==> flow/design.v <==
module ExtendMUX(
	 input[23:0] in,
	 input[1:0] ImmSrc,
	 output reg[31:0] ExtImm
	 );
	integer i;
	always @ (*)
	begin
		case(ImmSrc)
		2'b00:  
		begin
			ExtImm[7:0] = in[7:0];
			for(i=8;i<32;i=i+1)
				ExtImm[i] = in[7];
		end
		2'b01: 
		begin
			ExtImm[11:0] = in[11:0];
			for(i=12;i<32;i=i+1)
				ExtImm[i] = 'b0;
		end
		2'b10:  
		begin
			ExtImm[1:0] = 2'b00;
			ExtImm[25:2] = in[23:0];
			for(i=26;i<32;i=i+1)
				ExtImm[i] = in[23];
		end
		default:
			ExtImm = 'h00000000;
		endcase
	end
endmodule
module RegisterFile(
	input clk,
	input reset,
	input we,
	input RegSrcW,
	input[1:0] RegSrc,
	input[3:0] addr1,
	input[3:0] addr2,
	input[3:0] addr3,
	input[3:0] waddr,
	input[31:0] wdata,
	input[31:0] pcin,
	output reg[31:0] data1,
	output reg[31:0] data2,
	output reg[31:0] data3,
	output[31:0] pcout
	);
	reg[31:0] registers[15:0];
	integer idx;
	assign pcout = registers[15] + 32'd4;
	always @ (negedge clk)
	begin
		if (reset)
		begin
			for(idx=0; idx<=15; idx=idx+1) begin
				registers[idx] <= 'h00000000;
			end
		end
		else
		  begin
			if(we)
					registers[waddr] <= wdata;
		    if (RegSrcW == 1'b1) registers[15] <= pcin;
			else if (waddr != 4'b1111)
			    registers[15] <= pcin;	
		end
	end
	always @ (posedge clk)
	begin
		if (reset)
		begin
			data1 <= 'h00000000;
			data2 <= 'h00000000;
		end
		else
	    begin
			if (addr1 == 15) begin
				data1 <= registers[15] +32'd8;
			end
			else begin
				if(RegSrc[0] != 1'b1)
					data1 <= registers[addr1];
				else
					data1 <= registers[15] + 32'd8;
			end
			if (addr2 == 15) begin
				data2 <= registers[15] + 32'd8;
			end
			else
			begin
					data2 <= registers[addr2];
			end
			if (addr3 == 15) begin
				data3 <= registers[15] + 32'd8;
			end
			else begin
				data3 <= registers[addr3];
			end
		end
	end
endmodule
module armreduced(
	input clk,
	input reset,
	output[31:0] pc,
	input[31:0] inst,
	input nIRQ,
	output[3:0] be,
	output[31:0] memaddr,
	output memwrite,
	output memread,
	output[31:0] writedata,
	input[31:0] readdata
	);
	wire PCSrcD, PCSrcE, PCSrcM, PCSrcW;
	wire RegWriteD, RegWriteE, RegWriteM, RegWriteW;
	wire MemtoRegD, MemtoRegE, MemtoRegM, MemtoRegW;
	wire MemWriteD, MemWriteE, MemWriteM;
	wire [3:0] ALUControlD, ALUControlE;
	wire BranchD, BranchE, BranchTakenE;
	wire ALUSrcD, ALUSrcE;
	wire FlagWriteD, FlagWriteE;
	wire [1:0] ImmSrcD;
	wire [1:0] RegSrcD;
	wire [3:0] condE;
	wire condEx;
	wire [3:0] NZCV, FlagsE;
	wire newPCSrcE, newRegWriteE, newMemWriteE;
	wire [3:0] ALUFlags;
	wire InvalidRegD, InvalidRegE;
	wire StallF, StallD;
	wire FlushD, FlushE;
	wire FlushCtrlD;
	wire [1:0] ForwardAE, ForwardBE;
	wire[31:0] PCPlus4F, PCBranch;
	wire[31:0] NextPC;
	wire [31:0] PCF;
	wire [31:0] ResultW;
	assign be = 4'b1111;
	assign PCBranch = ALUResultE;
	assign NextPC = (BranchTakenE == 1'b1) ? PCBranch : (PCSrcW == 1'b1) ? ResultW : PCPlus4F;
	RegisterWBIF _RegisterWBIF(.clk(clk), .en(~StallF), .PC(NextPC), .PCF(PCF), .reset(reset));
	wire [31:0] instF;
	wire [31:0] instD;
	assign pc = PCF;
	assign PCPlus4F = PCF + 32'd4;
	RegisterIFID _RegisterIFID(.instF(inst), .clk(clk), .clr(FlushD), .en(~StallD), .instD(instD), .reset(reset));
	wire [1:0] OpcodeD;
	wire [3:0] ReadAddr1, ReadAddr2, WriteAddr, WA3D;
	wire [31:0] ReadData1, ReadData2, ReadData3;
	assign OpcodeD = instD[27:26];
	assign ReadAddr1 = instD[19:16];
	assign ReadAddr2 = (RegSrcD[1] == 1'b0) ? instD[3:0] : instD[15:12];
	assign WA3D = instD[15:12];
	ctrlSig _ctrlSig(.op(OpcodeD), .funct(instD[25:20]), .ALUOp(ALUControlD), .ImmSrc(ImmSrcD), .RegSrc(RegSrcD),  
		.PCSrc(PCSrcD), .RegWrite(RegWriteD), .MemWrite(MemWriteD), .MemtoReg(MemtoRegD), 
		.ALUSrc(ALUSrcD), .Svalue(FlagWriteD), .Branch(BranchD), .InvalidReg(InvalidRegD));
	wire newPCSrcD;
	assign newPCSrcD = (instD[15:12] == 4'b1111 && instD[24:21] == 4'b1101) ? 1'b1 : 1'b0;
	wire[31:0] pcoutD, pcoutE, pcoutM, pcoutW;	
	RegisterFile _RegisterFile(.clk(clk), .reset(reset), .we(RegWriteW), .RegSrcW(RegSrcW), .RegSrc(RegSrcD), 
		.addr1(ReadAddr1), .addr2(ReadAddr2), .addr3(WA3D), .waddr(WA3W), .wdata(ResultW), .pcin(PCF), 
		.data1(ReadData1), .data2(ReadData2), .data3(ReadData3), .pcout(pcoutD));
    wire IsReadAddr1_ValidD; 
    wire IsReadAddr2_ValidD;  
    assign IsReadAddr1_ValidD = ((instD[25:21] == 4'b1101 && OpcodeD == 2'b00) || BranchD)?  1'b0 : 1'b1;
    assign IsReadAddr2_ValidD = ( RegSrcD[1] == 1'b0 || (OpcodeD == 2'b01 && instD[20] == 1'b1 ) || (instD[25:21] ==4'b1101 &&
    OpcodeD == 2'b00)) ? 1'b1 : 1'b0;
	wire [31:0] ExtImmD;
	ExtendMUX _ExtendMUX(.in(instD[23:0]), .ImmSrc(ImmSrcD), .ExtImm(ExtImmD));
    wire RegSrcE;
	wire [1:0] OpcodeE;
    wire [3:0] ReadAddr1E, ReadAddr2E;
    wire [31:0] ReadData1E, ReadData2E;
    wire [3:0] WA3E, newWA3E;
    wire [31:0] ExtImmE;
	RegisterIDEXE _RegisterIDEXE(.ReadAddr1D(ReadAddr1), .ReadAddr2D(ReadAddr2), .OpcodeD(OpcodeD),
		.PCSrcD(newPCSrcD), .RegWriteD(RegWriteD), .MemtoRegD(MemtoRegD), .MemWriteD(MemWriteD),
        .ALUControlD(ALUControlD),.BranchD(BranchD),.ALUSrcD(ALUSrcD),.FlagWriteD(FlagWriteD),
		.CondD(instD[31:28]),.FlagsD(NZCV), .RegSrcD(RegSrcD[0]),
		.ReadData1D(ReadData1), .ReadData2D(ReadData2), .WriteAddress3D(WA3D),
		.ExtImmD(ExtImmD), .IsReadAddr1_ValidD(IsReadAddr1_ValidD), .IsReadAddr2_ValidD(IsReadAddr2_ValidD),
		.pcoutD(pcoutD), .clk(clk), .clr(FlushE), .reset(reset), .flushCtrlSig(FlushCtrlD),
        .ReadAddr1E(ReadAddr1E), .ReadAddr2E(ReadAddr2E), .OpcodeE(OpcodeE),
		.PCSrcE(PCSrcE),.RegWriteE(RegWriteE), .MemtoRegE(MemtoRegE),.MemWriteE(MemWriteE),
		.ALUControlE(ALUControlE),.BranchE(BranchE),.ALUSrcE(ALUSrcE), .FlagWriteE(FlagWriteE),
		.condE(condE),.FlagsE(FlagsE), .RegSrcE(RegSrcE),
		.ReadData1E(ReadData1E),.ReadData2E(ReadData2E),.WriteAddress3E(WA3E),
		.ExtImmE(ExtImmE), .IsReadAddr1_ValidE(IsReadAddr1_ValidE), .IsReadAddr2_ValidE(IsReadAddr2_ValidE), .pcoutE(pcoutE)
    );
	wire [31:0] WriteDataE, ALUResultE;
    wire [31:0] SrcAE,SrcBE; 
    wire IsReadAddr1_ValidE, IsReadAddr2_ValidE;
    assign  newWA3E = (BranchTakenE) ? 4'd14 : WA3E;
    assign SrcAE = (ForwardAE == 2'b00) ? ReadData1E : (ForwardAE == 2'b01) ? ResultW : ALUOutM;
    assign WriteDataE = (ForwardBE == 2'b00) ? ReadData2E :(ForwardBE == 2'b01) ? ResultW : ALUOutM;
    assign SrcBE = (ALUSrcE == 1'b0) ? WriteDataE : ExtImmE;
    ALU32bit _ALU32bit (.SrcA(SrcAE), .SrcB(SrcBE), .ALUOp(ALUControlE), .ALUResult(ALUResultE), .ALUFlags(ALUFlags));
	conditionUnit _conditionUnit(.FlagWriteE(FlagWriteE), .condE(condE), .FlagsE(FlagsE), .ALUFlags(ALUFlags), 
		.NZCV(NZCV), .condEx(condEx));
	assign BranchTakenE = BranchE & condEx;
    assign newPCSrcE = PCSrcE & condEx;
    assign newRegWriteE = RegWriteE & condEx;
    assign newMemWriteE = MemWriteE & condEx;
	wire [3:0] WA3M;
    wire [31:0] WriteDataM;
    wire [31:0] ALUOutM;
    wire RegSrcM;
    wire BranchTakenM, BranchTakenW;
    RegisterEXEMEM _RegisterEXEMEM(
		.PCSrcE(newPCSrcE),.RegWriteE(newRegWriteE),.MemtoRegE(MemtoRegE),.MemWriteE(newMemWriteE),
        .clk(clk), .reset(reset),
		.ALUResultE(ALUResultE),.WriteDataE(WriteDataE),.WA3E(newWA3E), .RegSrcE(RegSrcE), .pcoutE(pcoutE), .BranchTakenE(BranchTakenE), 
        .PCSrcM(PCSrcM), .RegWriteM(RegWriteM), .MemtoRegM(MemtoRegM), .MemWriteM(MemWriteM), 
        .WriteDataM(WriteDataM),.ALUOutM(ALUOutM), .WA3M(WA3M), .RegSrcM(RegSrcM), .pcoutM(pcoutM), .BranchTakenM(BranchTakenM));
	assign memaddr = ALUOutM;
    assign memread = 1'b1;  
    assign memwrite = MemWriteM;
    assign writedata = WriteDataM;
	wire [31:0] ReadDataW, ALUOutW;
	wire [3:0] WA3W;
	wire RegSrcW;
	RegisterMEMWB _RegisterMEMWB(
		.clk(clk),
		.reset(reset),
		.PCSrcM(PCSrcM),
		.RegWriteM(RegWriteM),
		.MemtoRegM(MemtoRegM),
		.ALUOutM(ALUOutM),
		.ReadDataM(readdata),
		.WA3M(WA3M),
		.RegSrcM(RegSrcM),
		.pcoutM(pcoutM),
		.BranchTakenM(BranchTakenM),
		.PCSrcW(PCSrcW),
		.RegWriteW(RegWriteW),
		.MemtoRegW(MemtoRegW),
		.ReadDataW(ReadDataW),
		.ALUOutW(ALUOutW),
		.WA3W(WA3W),
		.RegSrcW(RegSrcW),
		.pcoutW(pcoutW),
		.BranchTakenW(BranchTakenW));
	assign ResultW = (BranchTakenW) ? pcoutW : (MemtoRegW == 1'b1) ? ReadDataW : ALUOutW;
	StallforControlHazard _StallforControlHazard(.newPCSrcE(newPCSrcE), .PCSrcM(PCSrcM), .PCSrcW(PCSrcW), 
	 .BranchTakenE(BranchTakenE), .FlushD(FlushD), .FlushE(FlushE));
    StallforDataHazard _StallforDataHazard(
		.ReadRegister1(ReadAddr1), .ReadRegister2(ReadAddr2),.WriteRegisterE(WA3E),
		.OpcodeE(OpcodeE), .RegWriteE(RegWriteE), .BranchTakenE(BranchTakenE),
		.StallF(StallF),.StallD(StallD),.FlushCtrlD(FlushCtrlD), .IsReadAddr1_ValidE(IsReadAddr1_ValidE),
		.WriteRegisterW(WA3W), .RegWriteW(RegWriteW));
	ForwardforDataHazard _ForwardforDataHazard(
    	.ReadAddr1E(ReadAddr1E), .ReadAddr2E(ReadAddr2E),
		.WriteAddrM(WA3M),.regWriteM(RegWriteM),
    	.WriteAddrW(WA3W), .regWriteW(RegWriteW), 
		.ForwardAE(ForwardAE), .ForwardBE(ForwardBE),
		.IsReadAddr1_ValidE(IsReadAddr1_ValidE), 
        .IsReadAddr2_ValidE(IsReadAddr2_ValidE) 
		);
endmodule
module RegisterIFID(
    input [31:0] instF,
    input clk,
    input clr,
    input en,
    input reset,
    output reg [31:0] instD
);
    always @(negedge clk) begin
        if (clr)
            instD <= 32'd0;
        else if (reset)
            instD <= 32'd0;
        else if (en)
            instD <= instF;
        else 
            instD <= instD;
    end
endmodule
module RegisterIDEXE(
    input [3:0]ReadAddr1D,
    input [3:0]ReadAddr2D,
    input [1:0]OpcodeD,
    input PCSrcD,
    input RegWriteD,
    input MemtoRegD,
    input MemWriteD,
    input [3:0] ALUControlD,
    input BranchD,
    input ALUSrcD,
    input FlagWriteD,
    input [3:0] CondD,
    input [3:0] FlagsD,
    input RegSrcD,
    input [31:0] ReadData1D,
    input [31:0] ReadData2D,
    input [3:0] WriteAddress3D,
    input [31:0] ExtImmD,
    input flushCtrlSig,
    input InvalidRegD,
    input IsReadAddr1_ValidD,
    input IsReadAddr2_ValidD,
    input [31:0]pcoutD,
    input clk,
    input clr,
    input reset,
    output reg [3:0] ReadAddr1E,
    output reg [3:0] ReadAddr2E,
    output reg [1:0] OpcodeE,
    output reg PCSrcE,
    output reg RegWriteE,
    output reg MemtoRegE,
    output reg MemWriteE,
    output reg [3:0] ALUControlE,
    output reg BranchE,
    output reg ALUSrcE,
    output reg FlagWriteE,
    output reg [3:0] condE,
    output reg [3:0] FlagsE,
    output reg RegSrcE,
    output reg [31:0] ReadData1E,
    output reg [31:0] ReadData2E,
    output reg [3:0] WriteAddress3E,
    output reg [31:0] ExtImmE,
    output reg InvalidRegE,
    output reg IsReadAddr1_ValidE,
    output reg IsReadAddr2_ValidE,
    output reg [31:0] pcoutE
);
    always @(negedge clk) begin
        if (clr) begin
            ReadAddr1E <= 4'b0;
            ReadAddr2E <= 4'b0;
            OpcodeE <= 2'b0;
            PCSrcE <= 1'b0;
            RegWriteE <= 1'b0;
            MemtoRegE <= 1'b0;
            MemWriteE <= 1'b0;
            ALUControlE <= 4'b0000;
            BranchE <= 1'b0;
            ALUSrcE <= 1'b0;
            FlagWriteE <= 1'b0;
            condE <= 4'b0;
            RegSrcE <= 1'b0;
            ReadData1E <= 32'b0;
            ReadData2E <= 32'b0;
            WriteAddress3E <= 4'b0;
            ExtImmE <= 32'b0;
            InvalidRegE <= 1'b0;
            IsReadAddr1_ValidE <= 1'b0; 
            IsReadAddr2_ValidE <= 1'b0;
            pcoutE <= 32'b0;
            FlagsE <= 4'b0000;
        end
        else if (reset) begin
            ReadAddr1E <= 4'b0;
            ReadAddr2E <= 4'b0;
            OpcodeE <= 2'b0;
            PCSrcE <= 1'b0;
            RegWriteE <= 1'b0;
            MemtoRegE <= 1'b0;
            MemWriteE <= 1'b0;
            ALUControlE <= 4'b0000;
            BranchE <= 1'b0;
            ALUSrcE <= 1'b0;
            FlagWriteE <= 1'b0;
            condE <= 4'b0;
            RegSrcE <= 1'b0;
            FlagsE <= 4'b0;
            ReadData1E <= 32'b0;
            ReadData2E <= 32'b0;
            WriteAddress3E <= 4'b0;
            ExtImmE <= 32'b0;
            InvalidRegE <= 1'b0;
            IsReadAddr1_ValidE <= 1'b0; 
            IsReadAddr2_ValidE <= 1'b0;
            pcoutE <= 32'b0;
            FlagsE <= 4'b0000;
		end
        else begin
            if (flushCtrlSig == 1'b1) begin
                PCSrcE <= 1'b0;
                RegWriteE <= 1'b0;
                MemtoRegE <= 1'b0;
                MemWriteE <= 1'b0;
                ALUControlE <= 4'b0000;
                BranchE <= 1'b0;
                ALUSrcE <= 1'b0;
                FlagWriteE <= 1'b0;
                condE <= 4'b0;     
                RegSrcE <= 1'b0;
                InvalidRegE <= 1'b0;   
                IsReadAddr1_ValidE <= 1'b0; 
                IsReadAddr2_ValidE <= 1'b0;
            end
            else begin
                PCSrcE <= PCSrcD;
                RegWriteE <= RegWriteD;
                MemtoRegE <= MemtoRegD;
                MemWriteE <= MemWriteD;
                ALUControlE <= ALUControlD;
                BranchE <= BranchD;
                ALUSrcE <= ALUSrcD;
                FlagWriteE <= FlagWriteD;
                condE <= CondD;
                RegSrcE <= RegSrcD;
                InvalidRegE <= InvalidRegD;
                IsReadAddr1_ValidE <= IsReadAddr1_ValidD; 
                IsReadAddr2_ValidE <= IsReadAddr2_ValidD; 
            end
            ReadAddr1E <= ReadAddr1D;
            ReadAddr2E <= ReadAddr2D;
            OpcodeE <= OpcodeD;
            ReadData1E <= ReadData1D;
            ReadData2E <= ReadData2D;
            WriteAddress3E <= WriteAddress3D;
            ExtImmE <= ExtImmD;
            pcoutE <= pcoutD;
            FlagsE <= FlagsD;
        end
    end
endmodule
module RegisterEXEMEM(
   input PCSrcE,
   input RegWriteE,
   input MemtoRegE,
   input MemWriteE,
   input clk,
   input reset,
   input [31:0] ALUResultE,
   input [31:0] WriteDataE,
   input [3:0] WA3E,
   input RegSrcE,
   input [31:0]pcoutE,
   input BranchTakenE,
   output reg PCSrcM,
   output reg RegWriteM,
   output reg MemtoRegM,
   output reg MemWriteM,
   output reg [3:0] WA3M,
   output reg [31:0] WriteDataM,
   output reg [31:0] ALUOutM,
   output reg RegSrcM,
   output reg [31:0]pcoutM,
   output reg BranchTakenM
   );
   always @ (negedge clk) begin
      if (reset) begin
            PCSrcM <= 1'b0;
            RegWriteM <= 1'b0;
            MemtoRegM <= 1'b0;
            MemWriteM <= 1'b0;
            WA3M <= 4'b0;
            ALUOutM <= 32'b0;
            WriteDataM <= 32'b0;
            RegSrcM <= 1'b0;
            pcoutM <= 32'b0;
            BranchTakenM <= 1'b0;
      end
      else
            PCSrcM <= PCSrcE;
            RegWriteM <= RegWriteE;
            MemtoRegM <= MemtoRegE;
            MemWriteM <= MemWriteE;
            WA3M <= WA3E;
            ALUOutM <= ALUResultE;
            WriteDataM <= WriteDataE;
            RegSrcM <= RegSrcE;
            pcoutM <= pcoutE;
            BranchTakenM <= BranchTakenE;
      end
endmodule
module RegisterMEMWB(
   input clk,
   input reset,
   input PCSrcM,
   input RegWriteM,
   input MemtoRegM,
   input [31:0] ALUOutM,
   input [31:0] ReadDataM,
   input [3:0] WA3M,
   input RegSrcM,
   input [31:0]pcoutM,
   input BranchTakenM,
   output reg PCSrcW,
   output reg RegWriteW,
   output reg MemtoRegW,
   output reg [31:0]ReadDataW,
   output reg [31:0] ALUOutW,
   output reg [3:0] WA3W,
   output reg RegSrcW,
   output reg [31:0]pcoutW,
   output reg BranchTakenW
);
 always @ (negedge clk) begin
      if (reset) begin
            PCSrcW <= 1'b0;
            RegWriteW <= 1'b0;
            MemtoRegW <= 1'b0;
            ReadDataW <= 32'b0;
            ALUOutW <= 32'b0;
            WA3W <= 4'b0;
            RegSrcW <= 1'b0;
            pcoutW <= 32'b0;
            BranchTakenW <= 1'b0;
      end
      else
           PCSrcW <= PCSrcM;
           RegWriteW <= RegWriteM;
           MemtoRegW <= MemtoRegM;
           ReadDataW <= ReadDataM;
           ALUOutW <= ALUOutM;
           WA3W <= WA3M;
           RegSrcW <= RegSrcM;
           pcoutW <= pcoutM;
           BranchTakenW <= BranchTakenM;
      end
endmodule
module RegisterWBIF(
    input clk,
    input en,
    input [31:0] PC,
    input reset,
    output reg [31:0] PCF
);
    always @(negedge clk) begin
		if (reset)
			PCF <= 'h00000000;
        else if (en)
            PCF <= PC;
        else
            PCF <= PCF;
    end
endmodule
module StallforControlHazard(
    input newPCSrcE,
    input PCSrcM,
    input PCSrcW,
    input BranchTakenE,
    output reg FlushD,
    output reg FlushE
);
  always @(*) begin
    if (BranchTakenE == 1'b1) begin
       FlushD = 1'b1;
       FlushE = 1'b1;
    end
    else if (newPCSrcE == 1'b1 || PCSrcM == 1'b1 || PCSrcW == 1'b1) begin
       FlushD = 1'b1;
       FlushE = 1'b1;
    end
    else begin
       FlushD = 1'b0;
       FlushE = 1'b0;
    end
  end
endmodule
module StallforDataHazard(
    input [3:0] ReadRegister1,
    input [3:0] ReadRegister2,
    input [3:0] WriteRegisterE,
    input [3:0] WriteRegisterW,
    input [1:0] OpcodeE,
    input RegWriteE,
    input RegWriteW,
    input BranchTakenE,
    input IsReadAddr1_ValidE,
    output reg StallF,
    output reg StallD,
    output reg FlushCtrlD
);
    always @(*) begin
        if (RegWriteE == 1'b1 && OpcodeE == 2'b01 && (WriteRegisterE == ReadRegister1 || WriteRegisterE == ReadRegister2
    )) begin  
                StallF = 1;  
                StallD = 1;
                FlushCtrlD = 1;
          end
        else if (BranchTakenE == 1'b0 && RegWriteW == 1'b1 && (WriteRegisterW == ReadRegister1 || WriteRegisterW == ReadRegister2))
           begin StallF = 1; StallD = 1; FlushCtrlD = 1;
           end
        else begin
            StallF = 0;
            StallD = 0;
            FlushCtrlD = 0;
        end
    end
endmodule
module ForwardforDataHazard(
    input [3:0] ReadAddr1E,
    input [3:0] ReadAddr2E,
    input InvalidRegE,  
    input [3:0] WriteAddrM,
    input regWriteM,
    input [3:0] WriteAddrW,
    input regWriteW,
    input IsReadAddr1_ValidE, 
    input IsReadAddr2_ValidE, 
    output reg [1:0] ForwardAE,
    output reg [1:0] ForwardBE
);
    wire match1EM;
    wire match1EW;
    wire match2EM;
    wire match2EW;
    assign match1EM = (ReadAddr1E == WriteAddrM) ? 1'b1 : 1'b0;
    assign match1EW = (ReadAddr1E == WriteAddrW) ? 1'b1 : 1'b0;
    assign match2EM = (ReadAddr2E == WriteAddrM) ? 1'b1 : 1'b0;
    assign match2EW = (ReadAddr2E == WriteAddrW) ? 1'b1 : 1'b0;
    always @(*) begin
        begin
            if (match1EM && regWriteM)
                ForwardAE = 2'b10;
            else if (match1EW && regWriteW)
                ForwardAE = 2'b01;
            else
                ForwardAE = 2'b00;
        end
        begin
            if (match2EM && regWriteM)
                ForwardBE = 2'b10;
            else if (match2EW && regWriteW)
                ForwardBE = 2'b01;
            else
                ForwardBE = 2'b00;
        end
    end
endmodule
module ctrlSig(
	input [1:0] op,
	input [5:0] funct,
	output reg [3:0] ALUOp,
	output reg [1:0] ImmSrc,
	output reg [1:0] RegSrc,
	output reg PCSrc,
	output reg RegWrite,
	output reg MemWrite,
	output reg MemtoReg,
	output reg ALUSrc,
	output reg Svalue,
	output reg Branch,
	output reg InvalidReg
	);
	wire [3:0] cmd = funct[4:1];
	wire cmpOnly = (cmd[3:2] == 2'b10);
	always @ (*)
	begin
		ALUOp = 4'b0100;
		ImmSrc = 2'b00;
		RegSrc = 2'b00;
		PCSrc = 1'b0;
		RegWrite = 1'b0;
		MemWrite = 1'b0;
		MemtoReg = 1'b0;
		ALUSrc = 1'b0;
		Svalue = 1'b0;
		Branch = 1'b0;
		InvalidReg = 1'b0;
		case(op)
		2'b00:  
		begin
			ALUOp = cmd;
			ImmSrc = 2'b00;
			ALUSrc = funct[5];
			RegWrite = ~cmpOnly;
			Svalue = funct[0] | cmpOnly;
		end
		2'b01:  
		begin
			ALUOp = funct[3] ? 4'b0100 : 4'b0010;
			ImmSrc = 2'b01;
			ALUSrc = 1'b1;
			RegWrite = funct[0];
			MemtoReg = funct[0];
			MemWrite = ~funct[0];
			RegSrc = {~funct[0], 1'b0};
		end
		2'b10:  
		begin
			ALUOp = 4'b0100;
			ImmSrc = 2'b10;
			ALUSrc = 1'b1;
			RegSrc = 2'b01;
			Branch = 1'b1;
			RegWrite = funct[4];
		end
		default: ;
		endcase
	end
endmodule
module ALU32bit(
	input [31:0] SrcA,
	input [31:0] SrcB,
	input [3:0] ALUOp,
	output reg [31:0] ALUResult,
	output [3:0] ALUFlags
	);
	reg [32:0] sum;
	reg arith;
	reg [31:0] opA, opB;
	always @ (*)
	begin
		arith = 1'b0;
		opA = SrcA;
		opB = SrcB;
		sum = 33'd0;
		case(ALUOp)
		4'b0000, 4'b1000: ALUResult = SrcA & SrcB;        
		4'b0001, 4'b1001: ALUResult = SrcA ^ SrcB;        
		4'b0010, 4'b0110, 4'b1010:                        
		begin
			arith = 1'b1;
			opB = ~SrcB;
			sum = {1'b0, SrcA} + {1'b0, ~SrcB} + 33'd1;
			ALUResult = sum[31:0];
		end
		4'b0011, 4'b0111:                                 
		begin
			arith = 1'b1;
			opA = SrcB;
			opB = ~SrcA;
			sum = {1'b0, SrcB} + {1'b0, ~SrcA} + 33'd1;
			ALUResult = sum[31:0];
		end
		4'b0100, 4'b0101, 4'b1011:                        
		begin
			arith = 1'b1;
			sum = {1'b0, SrcA} + {1'b0, SrcB};
			ALUResult = sum[31:0];
		end
		4'b1100: ALUResult = SrcA | SrcB;                 
		4'b1101: ALUResult = SrcB;                        
		4'b1110: ALUResult = SrcA & ~SrcB;                
		default: ALUResult = ~SrcB;                       
		endcase
	end
	assign ALUFlags[3] = ALUResult[31];
	assign ALUFlags[2] = (ALUResult == 32'd0);
	assign ALUFlags[1] = arith & sum[32];
	assign ALUFlags[0] = arith & (opA[31] == opB[31]) & (ALUResult[31] != opA[31]);
endmodule
module conditionUnit(
	input FlagWriteE,
	input [3:0] condE,
	input [3:0] FlagsE,
	input [3:0] ALUFlags,
	output [3:0] NZCV,
	output reg condEx
	);
	wire N = FlagsE[3];
	wire Z = FlagsE[2];
	wire C = FlagsE[1];
	wire V = FlagsE[0];
	always @ (*)
	begin
		case(condE)
		4'b0000: condEx = Z;                  
		4'b0001: condEx = ~Z;                 
		4'b0010: condEx = C;                  
		4'b0011: condEx = ~C;                 
		4'b0100: condEx = N;                  
		4'b0101: condEx = ~N;                 
		4'b0110: condEx = V;                  
		4'b0111: condEx = ~V;                 
		4'b1000: condEx = C & ~Z;             
		4'b1001: condEx = ~C | Z;             
		4'b1010: condEx = (N == V);           
		4'b1011: condEx = (N != V);           
		4'b1100: condEx = ~Z & (N == V);      
		4'b1101: condEx = Z | (N != V);       
		default: condEx = 1'b1;               
		endcase
	end
	assign NZCV = (FlagWriteE & condEx) ? ALUFlags : FlagsE;
endmodule
# Step by step through the tools: armreduced
# The steps from the RTL of armreduced to its reports follow in flow order.
# Line numbers count from 1 in the design file above.
# Operators: Yosys type, input widths -> output width; for muxes data width and select width s.
# Cell names lack the library's common part.
# Not given: n/a
# setup
top	armreduced
clk_port	clk
lib	sky130hd
corner	tt_025C_1v80

# Word-level counts
# Counts by Yosys on the flattened word-level netlist (proc, flatten, opt, wreduce; memories kept). Print and check cells are left out. Cells with the same type and inputs are merged into one.
# Yosys's memory passes give these memory sizes; they may raise the number of words (mostly to a power of two), join words into wider ones and drop unused or constant bits.
# word_totals
ff_bits	495
ram_bits	512
memories	1
inputBits	67
output_inout_bits	102
# classes
add_sub_neg	8
equal	53
n_mux	79
bitwise	34
reduce_and_logical	34
# memory_table
name	words	word_bits	line	source
_RegisterFile.registers	16	32	51	reg[31:0] registers[15:0];
# ops
op	n
$mux 32	22
$pmux 32 s8	1
$add 32x32->33	3
$pmux 33 s3	1
$eq 4x4->1 const B	18
$add 33x1->33 const B	2
$add 32x3->32 const B	2
$and 32x32->32	2
$not 32->32	2
$pmux 32 s2	1
$or 32x32->32	1
$xor 32x32->32	1
$add 32x4->32 const B	1
$logic_not 32->1	1
$eq 4x3->1 const B	8
$eq 4x4->1	8
$pmux 1 s2	16
$mux 1	21
$mux 4	5
$eq 4x2->1 const B	4
$reduce_or 2->1	7
$pmux 1 s14	1
$and 1x1->1	12
$reduce_or 3->1	4
$pmux 6 s2	1
$pmux 1 s3	4
$not 1->1	11
$eq 2x1->1 const B	5
# Not listed: further kinds 16, cells in them 43.

# Longest topological paths
# Yosys ltp: most cells in a row. Word level: on the elaborated netlist, between registers, memories and ports. Mapped: between sequential cells and ports; inverters and the memories' decode and read muxes count.
# logic_depth
depth_word	15
ABC_AREA	0
ltp_mapped	25
ltp_nobuf	22

# Synthesis result
# Yosys stat after the flow's synthesis: flattened, memories mapped to cells. It holds for the ABC_AREA given above (unset counts as 0); a run with the other value may have another netlist.
# mapped
stdcells	5502
mapped_area_um2	53057.1
ffs	1010
buffers	443
# types
cell	n	type_area_um2
edfxtp_1	512	1.54E+04
dfxtp_1	498	9.97E+03
mux4_2	174	3.92E+03
nand2_1	793	2.98E+03
nor2_1	794	2.98E+03
ha_1	145	1814.24
clkbuf_1	342	1.28E+03
a21oi_1	247	1.24E+03
o21ai_0	220	1.1E+03
nand3_1	208	1.04E+03
a211oi_1	115	863.328
xnor2_1	91	797.014
mux2i_1	70	700.672
a311oi_1	70	613.088
and2_1	91	569.296
nor3_1	100	500.48
inv_1	129	484.214
and3_1	74	462.944
# Other cell types: 94; their cells: 829.
# The figures by module come from a second, unflattened synthesis with its own total; it is not the netlist above.
# unflattened
cells_unflattened	5290
hier_area_um2	60155.2
# Rows give one instance, submodules left out.
# modules
mod	n_inst	n_cells	mod_area_um2
RegisterFile	1	2387	35018.6
ALU32bit	1	1312	8529.4
RegisterIDEXE	1	369	4857.2
armreduced	1	619	3877.5
RegisterEXEMEM	1	108	2139.6
RegisterMEMWB	1	107	2119.5
RegisterWBIF	1	104	1167.4
RegisterIFID	1	106	1159.9
ExtendMUX	1	60	360.3
conditionUnit	1	28	269.0
ctrlSig	1	31	222.7
ForwardforDataHazard	1	32	215.2
StallforDataHazard	1	25	203.9
StallforControlHazard	1	2	15.0

# Below are 2 stored runs of the flow (Yosys, OpenROAD; platform sky130hd) on armreduced, each with its settings and what was measured, unordered. Constraints: input delay and output delay 20% of the set period each, output load 0.01 pF.
# A setting shown as . is not set for that run.
# Results: . = not shown.
run name	ABC_AREA	CELL_PAD_IN_SITES_DETAIL_PLACEMENT	CELL_PAD_IN_SITES_GLOBAL_PLACEMENT	CORE_ASPECT_RATIO	CORE_MARGIN	GPL_ROUTABILITY_DRIVEN	GPL_TIMING_DRIVEN	MIN_ROUTING_LAYER	PLACE_DENSITY	SETUP_SLACK_MARGIN	SLEW_MARGIN	TNS_END_PERCENT	period_ns	CAP_MARGIN	CORE_UTILIZATION	CTS_CLUSTER_SIZE	MAX_ROUTING_LAYER	PLACE_DENSITY_LB_ADDON	synthesis_area_um2	dieArea_um2	final_cell_area_um2	util_pct	setup_ws_ps	timing.hold.ws_ps
run 1	0	1	3	0.52	4	1	0	met2	0.54	-1.15	5	95	20.0	20	40	.	.	.	.	.	.	.	.	.
run 2	.	.	1	.	6	.	.	met1	.	.	5	40	10.6	20	18	47	met4	0.26	53057.1	307936.0	67663.6	23.2	912	306
# Run 1: not finished: routing ended with error GRT-0116
